==> flow/design.v <==
`timescale 1ns/10ps
module SVD (
    clk,
    rst,
    we,
    oe,
    data_i,
    element_sel,
    ready,
    data_o_UV,
    data_o_S
);
input                clk;
input                rst;
input                we;
input                oe;
input         [1:0]  element_sel;
input         [4:0]  data_i;
output reg           ready;
output        [7:0]  data_o_UV;
output        [6:0]  data_o_S;
parameter STAND_BY   = 3'd0;
parameter DATA_IN    = 3'd1;
parameter CACULATION = 3'd2;
parameter READY      = 3'd3;
parameter DATA_OUT   = 3'd4;
parameter INPUT_0    = 2'd0;
parameter INPUT_1    = 2'd1;
parameter INPUT_2    = 2'd2;
parameter INPUT_3    = 2'd3;
parameter OUTPUT_0   = 2'd0;
parameter OUTPUT_1   = 2'd1;
parameter OUTPUT_2   = 2'd2;
parameter OUTPUT_3   = 2'd3;
wire                 next_start;
wire                 next_output_bit_sel;
wire                 finish;
wire                 ready_next;
reg           [2:0]  state;
reg           [2:0]  next_state;
reg                  start;
reg                  output_bit_sel;
reg           [2:0]  element_cnt;
reg           [2:0]  next_element_cnt;
reg    signed [9:0]  a0_i;
reg    signed [9:0]  a1_i;
reg    signed [9:0]  a2_i;
reg    signed [9:0]  a3_i;
reg    signed [9:0]  next_a0_i;
reg    signed [9:0]  next_a1_i;
reg    signed [9:0]  next_a2_i;
reg    signed [9:0]  next_a3_i;
reg           [7:0]  data_o_UV_r;
reg           [6:0]  data_o_S_r;
wire   signed [13:0] S0, S1, S2, S3;         
wire   signed [7:0]  U0, U1, U2, U3;
wire   signed [7:0]  V0, V1, V2, V3;
reg    signed [10:0] U[0:1][0:1],            
                     U_next[0:1][0:1],
                     V[0:1][0:1],
                     V_next[0:1][0:1];
reg    signed [17:0] S[0:1][0:1],            
                     S_next[0:1][0:1];
reg                  uv_count;
wire                 uv_count_next;
reg           [3:0]  i_count;
wire          [3:0]  i_count_next;
reg                  ref_count;
wire                 ref_count_next;
reg           [1:0]  state_c, 
                     state_c_next;
reg    signed [26:0] temp_S[0:1][0:1];
reg    signed [19:0] temp_U[0:1][0:1],
                     temp_V[0:1][0:1];
parameter UV_COUNT  = 1'd1;
parameter I_COUNT   = 4'd9;
parameter REF_COUNT = 1'd1;
parameter WAIT      = 2'd0;
parameter ROTATE    = 2'd1;
parameter MULTIPLY  = 2'd2;
parameter REFLECT   = 2'd3;
wire signed [17:0] KS  = 18'b0_0000_0000_010_111_100;
wire signed [10:0] KUV = 11'b0_0_100_110_101;
integer i, j;
assign next_start  = (element_cnt == 3'd3 && next_element_cnt == 3'd4)? 1'd1 : 1'd0;
assign next_output_bit_sel = (state == DATA_OUT || state == DATA_IN)? ~output_bit_sel : 1'd0; 
assign finish = (state == DATA_OUT && element_sel == OUTPUT_3 && output_bit_sel == 1'd1)? 1'd1 : 1'd0;
assign data_o_UV   = data_o_UV_r;
assign data_o_S   = data_o_S_r;
always@(*) begin
    case(state)
        STAND_BY:begin
            if(we == 1'd1) next_state = DATA_IN;
            else next_state = STAND_BY;
        end
        DATA_IN:begin
            if(start == 1'd1) next_state = CACULATION;
            else next_state = DATA_IN;
        end
        CACULATION:begin
            if(ready == 1'd1) next_state = READY;
            else next_state = CACULATION;
        end
        READY:begin
            if(oe == 1'd1) next_state = DATA_OUT;
            else next_state = READY;
        end
        DATA_OUT:begin
            if(finish == 1'd1) next_state = STAND_BY;
            else next_state = DATA_OUT;
        end
        default:next_state = state;
    endcase
end
always@(*) begin
    next_a0_i        = a0_i;
    next_a1_i        = a1_i;
    next_a2_i        = a2_i;
    next_a3_i        = a3_i;
    next_element_cnt = 3'd0;
    data_o_UV_r      = 8'd0;
    data_o_S_r       = 7'd0;
    case(state)
        DATA_IN:begin
            case(element_sel)
                INPUT_0: begin
                    if(output_bit_sel == 1'd0) begin
                        next_a0_i[4:0] = data_i;
                        next_element_cnt = element_cnt;
                    end
                    else begin
                        next_a0_i[9:5] = data_i;
                        next_element_cnt = element_cnt + 3'd1;
                    end
                end
                INPUT_1:begin
                    if(output_bit_sel == 1'd0) begin
                        next_a1_i[4:0] = data_i;
                        next_element_cnt = element_cnt;
                    end
                    else begin
                        next_a1_i[9:5] = data_i;
                        next_element_cnt = element_cnt + 3'd1;
                    end
                end
                INPUT_2:begin
                    if(output_bit_sel == 1'd0) begin
                        next_a2_i[4:0] = data_i;
                        next_element_cnt = element_cnt;
                    end
                    else begin
                        next_a2_i[9:5] = data_i;
                        next_element_cnt = element_cnt + 3'd1;
                    end
                end
                INPUT_3:begin 
                    if(output_bit_sel == 1'd0) begin
                        next_a3_i[4:0] = data_i;
                        next_element_cnt = element_cnt;
                    end
                    else begin
                        next_a3_i[9:5] = data_i;
                        next_element_cnt = element_cnt + 3'd1;
                    end
                end
            endcase
        end
        DATA_OUT:begin
            case(element_sel)
                OUTPUT_0: begin
                    if(output_bit_sel == 1'd0) begin
                        data_o_UV_r = U0[7:0];
                        data_o_S_r  = S0[6:0];
                    end
                    else begin
                        data_o_UV_r = V0[7:0];
                        data_o_S_r  = S0[13:7];
                    end
                end
                OUTPUT_1: begin
                    if(output_bit_sel == 1'd0) begin
                        data_o_UV_r = U1[7:0];
                        data_o_S_r  = S1[6:0];
                    end
                    else begin
                        data_o_UV_r = V1[7:0];
                        data_o_S_r  = S1[13:7];
                    end
                end
                OUTPUT_2: begin
                    if(output_bit_sel == 1'd0) begin
                        data_o_UV_r = U2[7:0];
                        data_o_S_r  = S2[6:0];
                    end
                    else begin
                        data_o_UV_r = V2[7:0];
                        data_o_S_r  = S2[13:7];
                    end
                end
                OUTPUT_3: begin
                    if(output_bit_sel == 1'd0) begin
                        data_o_UV_r = U3[7:0];
                        data_o_S_r  = S3[6:0];
                    end
                    else begin
                        data_o_UV_r = V3[7:0];
                        data_o_S_r  = S3[13:7];
                    end
                end
            endcase
        end
        default:begin
            next_a0_i        = a0_i;
            next_a1_i        = a1_i;
            next_a2_i        = a2_i;
            next_a3_i        = a3_i;
            next_element_cnt = 3'd0;
            data_o_UV_r      = 8'd0;
            data_o_S_r       = 7'd0;
        end
    endcase
end
assign uv_count_next  = (state_c == WAIT)? 1'd0: uv_count + 1'b1;
assign i_count_next   = (start == 1'd1 || (uv_count == UV_COUNT && i_count == I_COUNT))? 
                            4'd0: (uv_count == UV_COUNT)? i_count + 4'd1: i_count;
assign ref_count_next = (state_c == MULTIPLY && state_c_next == REFLECT)? 1'd0: ~ref_count;
assign ready_next = (start == 1'd1)? 1'd0: (state_c == REFLECT && ref_count == REF_COUNT)? 1'd1: ready;
assign S0 = S[0][0] >>> 4;
assign S1 = S[0][1] >>> 4;
assign S2 = S[1][0] >>> 4;
assign S3 = S[1][1] >>> 4;
assign U0 = U[0][0] >>> 3;
assign U1 = U[0][1] >>> 3;
assign U2 = U[1][0] >>> 3;
assign U3 = U[1][1] >>> 3;
assign V0 = V[0][0] >>> 3;
assign V1 = V[0][1] >>> 3;
assign V2 = V[1][0] >>> 3;
assign V3 = V[1][1] >>> 3;
always@(*) begin
    state_c_next = state_c;
    case(state_c)
        WAIT:     if(start == 1'd1) state_c_next = ROTATE;
        ROTATE:   if(uv_count == UV_COUNT && i_count == I_COUNT) state_c_next = MULTIPLY;
        MULTIPLY: state_c_next = REFLECT;
        REFLECT:  if(ref_count == REF_COUNT) state_c_next = WAIT;
    endcase
end
always@(*) begin
    temp_S[0][0] = 27'd0;
    temp_S[0][1] = 27'd0;
    temp_S[1][0] = 27'd0;
    temp_S[1][1] = 27'd0;
    temp_U[0][0] = 20'd0;
    temp_U[0][1] = 20'd0;
    temp_U[1][0] = 20'd0;
    temp_U[1][1] = 20'd0;
    temp_V[0][0] = 20'd0;
    temp_V[0][1] = 20'd0;
    temp_V[1][0] = 20'd0;
    temp_V[1][1] = 20'd0;
    S_next[0][0] = S[0][0];
    S_next[0][1] = S[0][1];
    S_next[1][0] = S[1][0];
    S_next[1][1] = S[1][1];
    U_next[0][0] = U[0][0];
    U_next[0][1] = U[0][1];
    U_next[1][0] = U[1][0];
    U_next[1][1] = U[1][1];
    V_next[0][0] = V[0][0];
    V_next[0][1] = V[0][1];
    V_next[1][0] = V[1][0];
    V_next[1][1] = V[1][1];
    case(state_c)
        WAIT: begin
            if(start == 1'd1) begin
                S_next[0][0] = $signed({ {2{a0_i[9]}}, a0_i[8:0], 7'b0 });
                S_next[0][1] = $signed({ {2{a1_i[9]}}, a1_i[8:0], 7'b0 });
                S_next[1][0] = $signed({ {2{a2_i[9]}}, a2_i[8:0], 7'b0 });
                S_next[1][1] = $signed({ {2{a3_i[9]}}, a3_i[8:0], 7'b0 });
                U_next[0][0] = 11'd512;
                U_next[0][1] = 11'd0;
                U_next[1][0] = 11'd0;
                U_next[1][1] = 11'd512;
                V_next[0][0] = 11'd512;
                V_next[0][1] = 11'd0;
                V_next[1][0] = 11'd0;
                V_next[1][1] = 11'd512;
            end
        end
        ROTATE: begin
            if(uv_count == 1'd0 && S[1][0] != $signed(18'd0)) begin  
                if(S[0][0][17] ^ S[1][0][17]) begin
                    S_next[0][0] = S[0][0] - (S[1][0] >>> i_count);
                    S_next[1][0] = S[1][0] + (S[0][0] >>> i_count);
                    S_next[0][1] = S[0][1] - (S[1][1] >>> i_count);
                    S_next[1][1] = S[1][1] + (S[0][1] >>> i_count);
                    U_next[0][0] = U[0][0] - (U[0][1] >>> i_count);
                    U_next[0][1] = U[0][1] + (U[0][0] >>> i_count);
                    U_next[1][0] = U[1][0] - (U[1][1] >>> i_count);
                    U_next[1][1] = U[1][1] + (U[1][0] >>> i_count);
                end
                else begin
                    S_next[0][0] = S[0][0] + (S[1][0] >>> i_count);
                    S_next[1][0] = S[1][0] - (S[0][0] >>> i_count);
                    S_next[0][1] = S[0][1] + (S[1][1] >>> i_count);
                    S_next[1][1] = S[1][1] - (S[0][1] >>> i_count);
                    U_next[0][0] = U[0][0] + (U[0][1] >>> i_count);
                    U_next[0][1] = U[0][1] - (U[0][0] >>> i_count);
                    U_next[1][0] = U[1][0] + (U[1][1] >>> i_count);
                    U_next[1][1] = U[1][1] - (U[1][0] >>> i_count);
                end
            end
            else if(uv_count == 1'd1 && S[0][1] != $signed(18'd0))begin
                if(S[0][0][17] ^ S[0][1][17]) begin  
                    S_next[0][0] = S[0][0] - (S[0][1] >>> i_count);
                    S_next[0][1] = S[0][1] + (S[0][0] >>> i_count);
                    S_next[1][0] = S[1][0] - (S[1][1] >>> i_count);
                    S_next[1][1] = S[1][1] + (S[1][0] >>> i_count);
                    V_next[0][0] = V[0][0] - (V[0][1] >>> i_count);
                    V_next[0][1] = V[0][1] + (V[0][0] >>> i_count);
                    V_next[1][0] = V[1][0] - (V[1][1] >>> i_count);
                    V_next[1][1] = V[1][1] + (V[1][0] >>> i_count);
                end
                else begin
                    S_next[0][0] = S[0][0] + (S[0][1] >>> i_count);
                    S_next[0][1] = S[0][1] - (S[0][0] >>> i_count);
                    S_next[1][0] = S[1][0] + (S[1][1] >>> i_count);
                    S_next[1][1] = S[1][1] - (S[1][0] >>> i_count);
                    V_next[0][0] = V[0][0] + (V[0][1] >>> i_count);
                    V_next[0][1] = V[0][1] - (V[0][0] >>> i_count);
                    V_next[1][0] = V[1][0] + (V[1][1] >>> i_count);
                    V_next[1][1] = V[1][1] - (V[1][0] >>> i_count);
                end
            end
        end
        MULTIPLY: begin
            temp_S[0][0] = KS * S[0][0];
            temp_S[0][1] = KS * S[0][1];
            temp_S[1][0] = KS * S[1][0];
            temp_S[1][1] = KS * S[1][1];
            temp_U[0][0] = KUV * U[0][0];
            temp_U[0][1] = KUV * U[0][1];
            temp_U[1][0] = KUV * U[1][0];
            temp_U[1][1] = KUV * U[1][1];
            temp_V[0][0] = KUV * V[0][0];
            temp_V[0][1] = KUV * V[0][1];
            temp_V[1][0] = KUV * V[1][0];
            temp_V[1][1] = KUV * V[1][1];
            S_next[0][0] = temp_S[0][0] >>> 9; 
            S_next[0][1] = temp_S[0][1] >>> 9; 
            S_next[1][0] = temp_S[1][0] >>> 9; 
            S_next[1][1] = temp_S[1][1] >>> 9; 
            U_next[0][0] = temp_U[0][0] >>> 9; 
            U_next[0][1] = temp_U[0][1] >>> 9; 
            U_next[1][0] = temp_U[1][0] >>> 9; 
            U_next[1][1] = temp_U[1][1] >>> 9; 
            V_next[0][0] = temp_V[0][0] >>> 9; 
            V_next[0][1] = temp_V[0][1] >>> 9; 
            V_next[1][0] = temp_V[1][0] >>> 9; 
            V_next[1][1] = temp_V[1][1] >>> 9; 
        end
        REFLECT: begin
            if(S[ref_count][ref_count][17] == 1'd1) begin
                S_next[0][ref_count] = $signed(~S[0][ref_count] + 18'd1);
                S_next[1][ref_count] = $signed(~S[1][ref_count] + 18'd1);
                V_next[0][ref_count] = $signed(~V[0][ref_count] + 11'd1);
                V_next[1][ref_count] = $signed(~V[1][ref_count] + 11'd1);
            end
        end
    endcase
end
always@(posedge clk or negedge rst) begin
	if(!rst) begin
        state           <= STAND_BY;
        start           <= 1'd0;
        element_cnt     <= 3'd0;
        output_bit_sel  <= 1'd0;
        a0_i            <= 10'd0;
        a1_i            <= 10'd0;
        a2_i            <= 10'd0;
        a3_i            <= 10'd0;
        for(i = 0; i != 2; i = i + 1) begin
            for(j = 0; j != 2; j = j + 1) begin
                S[i][j] <= 18'd0;
                U[i][j] <= 11'd0;
                V[i][j] <= 11'd0;
            end
        end
        ready           <= 1'd1;
        uv_count        <= 1'd0;
        i_count         <= 4'd0;
        ref_count       <= 1'd0;
        state_c         <= WAIT;
	end
	else begin
        state           <= next_state;
        start           <= next_start;
        element_cnt     <= next_element_cnt;
        output_bit_sel  <= next_output_bit_sel;
        a0_i            <= next_a0_i;
        a1_i            <= next_a1_i;
        a2_i            <= next_a2_i;
        a3_i            <= next_a3_i;
        for(i = 0; i != 2; i = i + 1) begin
            for(j = 0; j != 2; j = j + 1) begin
                S[i][j] <= S_next[i][j];
                U[i][j] <= U_next[i][j];
                V[i][j] <= V_next[i][j];
            end
        end
        ready           <= ready_next;
        uv_count        <= uv_count_next;
        i_count         <= i_count_next;
        ref_count       <= ref_count_next;
        state_c         <= state_c_next;
	end
end
endmodule
Reports on SVD
Tool output for the design above, in the order of the flow.
Lines are those of the file above, counted from 1.
Operators carry their Yosys type and port widths (W data, S select, Z words).
Cell names lack the library's common part.
{"block": "design", "top": "SVD", "clock": "clk", "library": "sky130hd", "lib_corner": "tt_025C_1v80"}

Word level
Counts by Yosys on the flattened word-level netlist (proc, flatten, opt, wreduce). Print and check cells are left out. Cells with the same type and inputs are merged into one.
{"block": "word_totals", "regBits": 217, "input_bits": 11, "output_inout_bits": 16, "elab_cells": 322}
{"block": "op_classes", "addsub": 41, "mul": 12, "n_eq": 38, "shift": 12, "n_mux": 128, "logic": 14, "n_reduce_logical": 48}
{"block": "ops", "op": "$mul A10 B11 Y20 const A", "count": 8}
{"block": "ops", "op": "$mul A7 B18 Y25 const A", "count": 4}
{"block": "ops", "op": "$mux W18", "count": 33}
{"block": "ops", "op": "$pmux W18 S4", "count": 6}
{"block": "ops", "op": "$mux W11", "count": 34}
{"block": "ops", "op": "$pmux W11 S4", "count": 5}
{"block": "ops", "op": "$add A18 B18 Y18", "count": 8}
{"block": "ops", "op": "$sub A18 B18 Y18", "count": 8}
{"block": "ops", "op": "$pmux W11 S3", "count": 4}
{"block": "ops", "op": "$pmux W18 S2", "count": 3}
{"block": "ops", "op": "$add A11 B11 Y11", "count": 8}
{"block": "ops", "op": "$sub A11 B11 Y11", "count": 8}
{"block": "ops", "op": "$sshr A11 B4 Y11", "count": 8}
{"block": "ops", "op": "$sshr A18 B4 Y18", "count": 4}
{"block": "ops", "op": "$pmux W11 S2", "count": 3}
{"block": "ops", "op": "$mux W10", "count": 4}
{"block": "ops", "op": "$mux W8", "count": 5}
{"block": "ops", "op": "$add A18 B1 Y18 const B", "count": 2}
{"block": "ops", "op": "$not A18 Y18", "count": 2}
{"block": "ops", "op": "$reduce_bool A18 Y1", "count": 2}
{"block": "ops", "op": "$mux W7", "count": 5}
{"block": "ops", "op": "$pmux W8 S4", "count": 1}
{"block": "ops", "op": "$pmux W7 S4", "count": 1}
{"block": "ops", "op": "$reduce_and A3 Y1", "count": 9}
{"block": "ops", "op": "$ne A2 B2 Y1 const B", "count": 13}
{"block": "ops", "op": "$reduce_or A3 Y1", "count": 8}
{"block": "ops", "op": "$add A11 B1 Y11 const B", "count": 2}
{"block": "ops", "op": "$not A11 Y11", "count": 2}
Not listed: further kinds 31, cells in them 93.

Depth
Yosys ltp: most cells in a row. Word level: on the elaborated netlist, between registers, memories and ports. Mapped: between sequential cells and ports; inverters and the memories' decode and read muxes count.
{"block": "depth", "word_depth": 12, "abc_area": 0, "depth_mapped": 32, "mapped_depth_nobuf": 28}

Netlist
Source: synth_stat.txt of the flow (Yosys; design flattened, memories mapped). It holds for the ABC_AREA given above (unset counts as 0); a run with the other value may have another netlist.
Totals and module areas in this step are rounded.
{"block": "by_type", "cell": "ha_1", "count": 776, "type_area_um2": 9.71E+03}
{"block": "by_type", "cell": "fa_1", "count": 428, "type_area_um2": 8.57E+03}
{"block": "by_type", "cell": "dfrtp_1", "count": 218, "type_area_um2": 5.46E+03}
{"block": "by_type", "cell": "xnor2_1", "count": 375, "type_area_um2": 3284.4}
{"block": "by_type", "cell": "inv_1", "count": 703, "type_area_um2": 2.64E+03}
{"block": "by_type", "cell": "mux2i_1", "count": 206, "type_area_um2": 2.06E+03}
{"block": "by_type", "cell": "mux4_2", "count": 88, "type_area_um2": 1.98E+03}
{"block": "by_type", "cell": "a21oi_1", "count": 364, "type_area_um2": 1.82E+03}
{"block": "by_type", "cell": "nand2_1", "count": 478, "type_area_um2": 1.79E+03}
{"block": "by_type", "cell": "o21ai_0", "count": 351, "type_area_um2": 1.76E+03}
{"block": "by_type", "cell": "xor2_1", "count": 186, "type_area_um2": 1.63E+03}
{"block": "by_type", "cell": "nor2_1", "count": 430, "type_area_um2": 1.61E+03}
{"block": "by_type", "cell": "mux2_2", "count": 68, "type_area_um2": 765.734}
{"block": "by_type", "cell": "clkbuf_1", "count": 191, "type_area_um2": 716.938}
{"block": "by_type", "cell": "a21o_1", "count": 76, "type_area_um2": 570.547}
{"block": "by_type", "cell": "a221oi_1", "count": 54, "type_area_um2": 472.954}
{"block": "by_type", "cell": "nor3_1", "count": 79, "type_area_um2": 395.379}
{"block": "by_type", "cell": "nand3_1", "count": 69, "type_area_um2": 345.331}
Other cell types: 82; their cells: 854.
{"block": "synth_totals", "mapped_cells": 5994, "yosys_area_mm2": 0.052, "sequential_area_mm2": 0.00553, "ffs": 221, "buffers": 258}

Path before layout
OpenSTA on the mapped netlist: ideal clock, no wires. The path of least setup slack (recovery checks aside). Input and output delay are each 20% of the period. Register names are those of the netlist, which keeps one name where synthesis merged equal registers.
{"block": "synth_timing", "path_type": "flip-flop to flip-flop", "start": "reg i_count[3]", "end": "reg S", "clock_period_ns": 8.0, "setup_time_ns": 0.149, "launch_ns": 0.000, "arrival_time_ns": 6.199, "required_time_ns": 7.851, "slack_ns": 1.652, "delay_ns": 6.348, "driving_pins": 31, "n_path_buf": 5, "period_less_setup_slack_ns": 6.348}
"delay_ns" = arrival - input delay + setup time.
"driving_pins": output pins that drive a net of the path, with the launching flip-flop's if there is one; two outputs of one cell count as two.
"period_less_setup_slack_ns" = period - worst setup slack (recovery checks aside). The figure is calculated, with input and output delays left at 20% of the set period.
Where an end lacks its bit number, it is one bit of the signal, or one of the new flip-flops if synthesis recoded a state register.
Between the ends stands the longest chain of elaborated cells between them, by number of cells; it is not shown to be the way that was timed. Of several equally long chains one is given.
A line is the first line of the expression or statement that the cell stems from. Yosys adds cells for indexed reads and writes and turns some case tables into memories.
{"block": "synth_via", "cell_sequence": "dfrtp_1 buf_2 inv_1 buf_2 buf_2 clkbuf_1 buf_2 mux2i_1 mux2_2 ha_1 inv_1 nor2_1 or4_1 a211o_1 a211o_1 nand3b_4 or2_1 nor2_1 xnor2_1 o21ai_1 ha_1 or3_1 nor3_1 nor4b_1 o21ai_0 o221ai_1 a31o_2 nand4_1 o31ai_1 a311oi_1 a41oi_1", "elab_chain_len": 6, "cells_between": 11, "cone_classes": "add/sub: 4; shift: 2; mux: 5"}
{"block": "synth_rtl", "item": "start: declaration", "line": 66, "rtl": "reg           [3:0]  i_count;"}
{"block": "synth_rtl", "item": "start: assignment", "line": 392, "rtl": "i_count         <= 4'd0;"}
{"block": "synth_rtl", "item": "start: assignment", "line": 414, "rtl": "i_count         <= i_count_next;"}
{"block": "synth_rtl", "item": "$sshr A18 B4 Y18", "line": 327, "rtl": "S_next[0][1] = S[0][1] - (S[0][0] >>> i_count);"}
{"block": "synth_rtl", "item": "$sub A18 B18 Y18", "line": 327}
{"block": "synth_rtl", "item": "$mux W18", "line": 315, "rtl": "if(S[0][0][17] ^ S[0][1][17]) begin"}
{"block": "synth_rtl", "item": "$mux W18", "line": 314, "rtl": "else if(uv_count == 1'd1 && S[0][1] != $signed(18'd0))begin"}
{"block": "synth_rtl", "item": "$mux W18", "line": 292, "rtl": "if(uv_count == 1'd0 && S[1][0] != $signed(18'd0)) begin"}
{"block": "synth_rtl", "item": "$pmux W18 S4", "line": 274, "rtl": "case(state_c)"}
{"block": "synth_rtl", "item": "end: assignment", "line": 385, "rtl": "S[i][j] <= 18'd0;"}
{"block": "synth_rtl", "item": "end: assignment", "line": 407, "rtl": "S[i][j] <= S_next[i][j];"}
{"block": "synth_rtl", "item": "end: declaration", "line": 62, "rtl": "reg    signed [17:0] S[0:1][0:1],"}

Path in the finished layout
Path of least setup slack in the final report of run 1 (OpenROAD, finished layout, wires in). Where an end is a register, its clock arrival counts in the times.
{"block": "layout_timing", "path_type": "flip-flop to flip-flop", "start": "reg i_count[1]", "end": "reg S", "clock_period_ns": 7.67, "setup_time_ns": 0.15, "launch_ns": 0.63, "arrival_time_ns": 8.12, "required_time_ns": 8.11, "slack_ns": -0.01, "driving_pins": 32, "n_path_buf": 5}
Where an end lacks its bit number, it is one bit of the signal, or one of the new flip-flops if synthesis recoded a state register.
Between the ends stands the longest chain of elaborated cells between them, by number of cells; it is not shown to be the way that was timed. Of several equally long chains one is given.
{"block": "layout_via", "cell_sequence": "dfrtp_2 buf_6 buf_6 buf_6 buf_6 buf_4 mux4_2 mux2i_2 mux2i_4 inv_1 ha_1 inv_1 or2_1 nor4b_1 o21ai_0 a211o_1 nand3b_4 or2_1 nor2_4 xnor2_1 o21ai_1 ha_1 or3_1 nor3_1 nor4b_1 o21ai_1 o221ai_2 a31o_2 nand4_1 o31ai_1 a311oi_2 a41oi_1", "elab_chain_len": 6, "cells_between": 11, "cone_classes": "add/sub: 4; shift: 2; mux: 5"}
{"block": "layout_rtl", "item": "start: declaration", "line": 66, "rtl": "reg           [3:0]  i_count;"}
{"block": "layout_rtl", "item": "start: assignment", "line": 392, "rtl": "i_count         <= 4'd0;"}
{"block": "layout_rtl", "item": "start: assignment", "line": 414, "rtl": "i_count         <= i_count_next;"}
{"block": "layout_rtl", "item": "$sshr A18 B4 Y18", "line": 327, "rtl": "S_next[0][1] = S[0][1] - (S[0][0] >>> i_count);"}
{"block": "layout_rtl", "item": "$sub A18 B18 Y18", "line": 327}
{"block": "layout_rtl", "item": "$mux W18", "line": 315, "rtl": "if(S[0][0][17] ^ S[0][1][17]) begin"}
{"block": "layout_rtl", "item": "$mux W18", "line": 314, "rtl": "else if(uv_count == 1'd1 && S[0][1] != $signed(18'd0))begin"}
{"block": "layout_rtl", "item": "$mux W18", "line": 292, "rtl": "if(uv_count == 1'd0 && S[1][0] != $signed(18'd0)) begin"}
{"block": "layout_rtl", "item": "$pmux W18 S4", "line": 274, "rtl": "case(state_c)"}
{"block": "layout_rtl", "item": "end: assignment", "line": 385, "rtl": "S[i][j] <= 18'd0;"}
{"block": "layout_rtl", "item": "end: assignment", "line": 407, "rtl": "S[i][j] <= S_next[i][j];"}
{"block": "layout_rtl", "item": "end: declaration", "line": 62, "rtl": "reg    signed [17:0] S[0:1][0:1],"}

Lab notebook: SVD

Flow measurements of SVD on sky130hd: 4 stored runs with different settings, listed in no order. Input and output delays are each 20% of the period that was set; the output load is 0.01 pF.
"period_reached_ns" = clock period - worst setup slack. The figure is calculated, with input and output delays left at 20% of the set period.
Measured values are rounded.

{"run": "run 1", "settings": { "GPL_ROUTABILITY_DRIVEN": 0, "GPL_TIMING_DRIVEN": 0, "period_ns": 7.67, "CAP_MARGIN": 20, "CORE_MARGIN": 2, "CORE_UTILIZATION": 40, "SLEW_MARGIN": 20 }, "results": { "period_reached_ns": 7.680, "setupTns_ns": -0.020, "final_die_area_mm2": 0.133, "ws_setup_ns": -0.010, "post_route_util_pct": 43.3, "synthesis_area_mm2": 0.052 }}
{"run": "run 2", "settings": { "ABC_AREA": 0, "CORE_ASPECT_RATIO": 0.62, "CORE_UTILIZATION": 44, "CTS_CLUSTER_SIZE": 69, "GPL_ROUTABILITY_DRIVEN": 1, "MAX_ROUTING_LAYER": "met4", "MIN_ROUTING_LAYER": "met1", "period_ns": 11.4, "CAP_MARGIN": 20, "CORE_MARGIN": 2, "SLEW_MARGIN": 20 }, "results": { "post_route_util_pct": 47.0, "period_reached_ns": 8.300, "ws_setup_ns": 3.10, "final_die_area_mm2": 0.121, "setupTns_ns": 0.000, "synthesis_area_mm2": 0.052 }}
{"run": "run 3", "settings": { "CELL_PAD_IN_SITES_DETAIL_PLACEMENT": 0, "CELL_PAD_IN_SITES_GLOBAL_PLACEMENT": 1, "CORE_UTILIZATION": 19, "CTS_CLUSTER_SIZE": 35, "GPL_ROUTABILITY_DRIVEN": 0, "GPL_TIMING_DRIVEN": 1, "PLACE_DENSITY": 0.39, "SLEW_MARGIN": 10, "period_ns": 10.7, "CAP_MARGIN": 20, "CORE_MARGIN": 2 }, "results": { "ws_setup_ns": 2.98, "setupTns_ns": 0.000, "period_reached_ns": 7.717, "post_route_util_pct": 21.4, "synthesis_area_mm2": 0.052, "final_die_area_mm2": 0.278 }}
{"run": "run 4", "settings": { "CAP_MARGIN": 30, "CORE_UTILIZATION": 63, "MAX_ROUTING_LAYER": "met4", "SETUP_SLACK_MARGIN": 1.51, "SLEW_MARGIN": 15, "TNS_END_PERCENT": 65, "period_ns": 7.53, "CORE_MARGIN": 2 }, "results": { "setupTns_ns": 0.000, "synthesis_area_mm2": 0.052, "period_reached_ns": 6.068, "final_die_area_mm2": 0.0848, "post_route_util_pct": 68.2, "ws_setup_ns": 1.46 }}
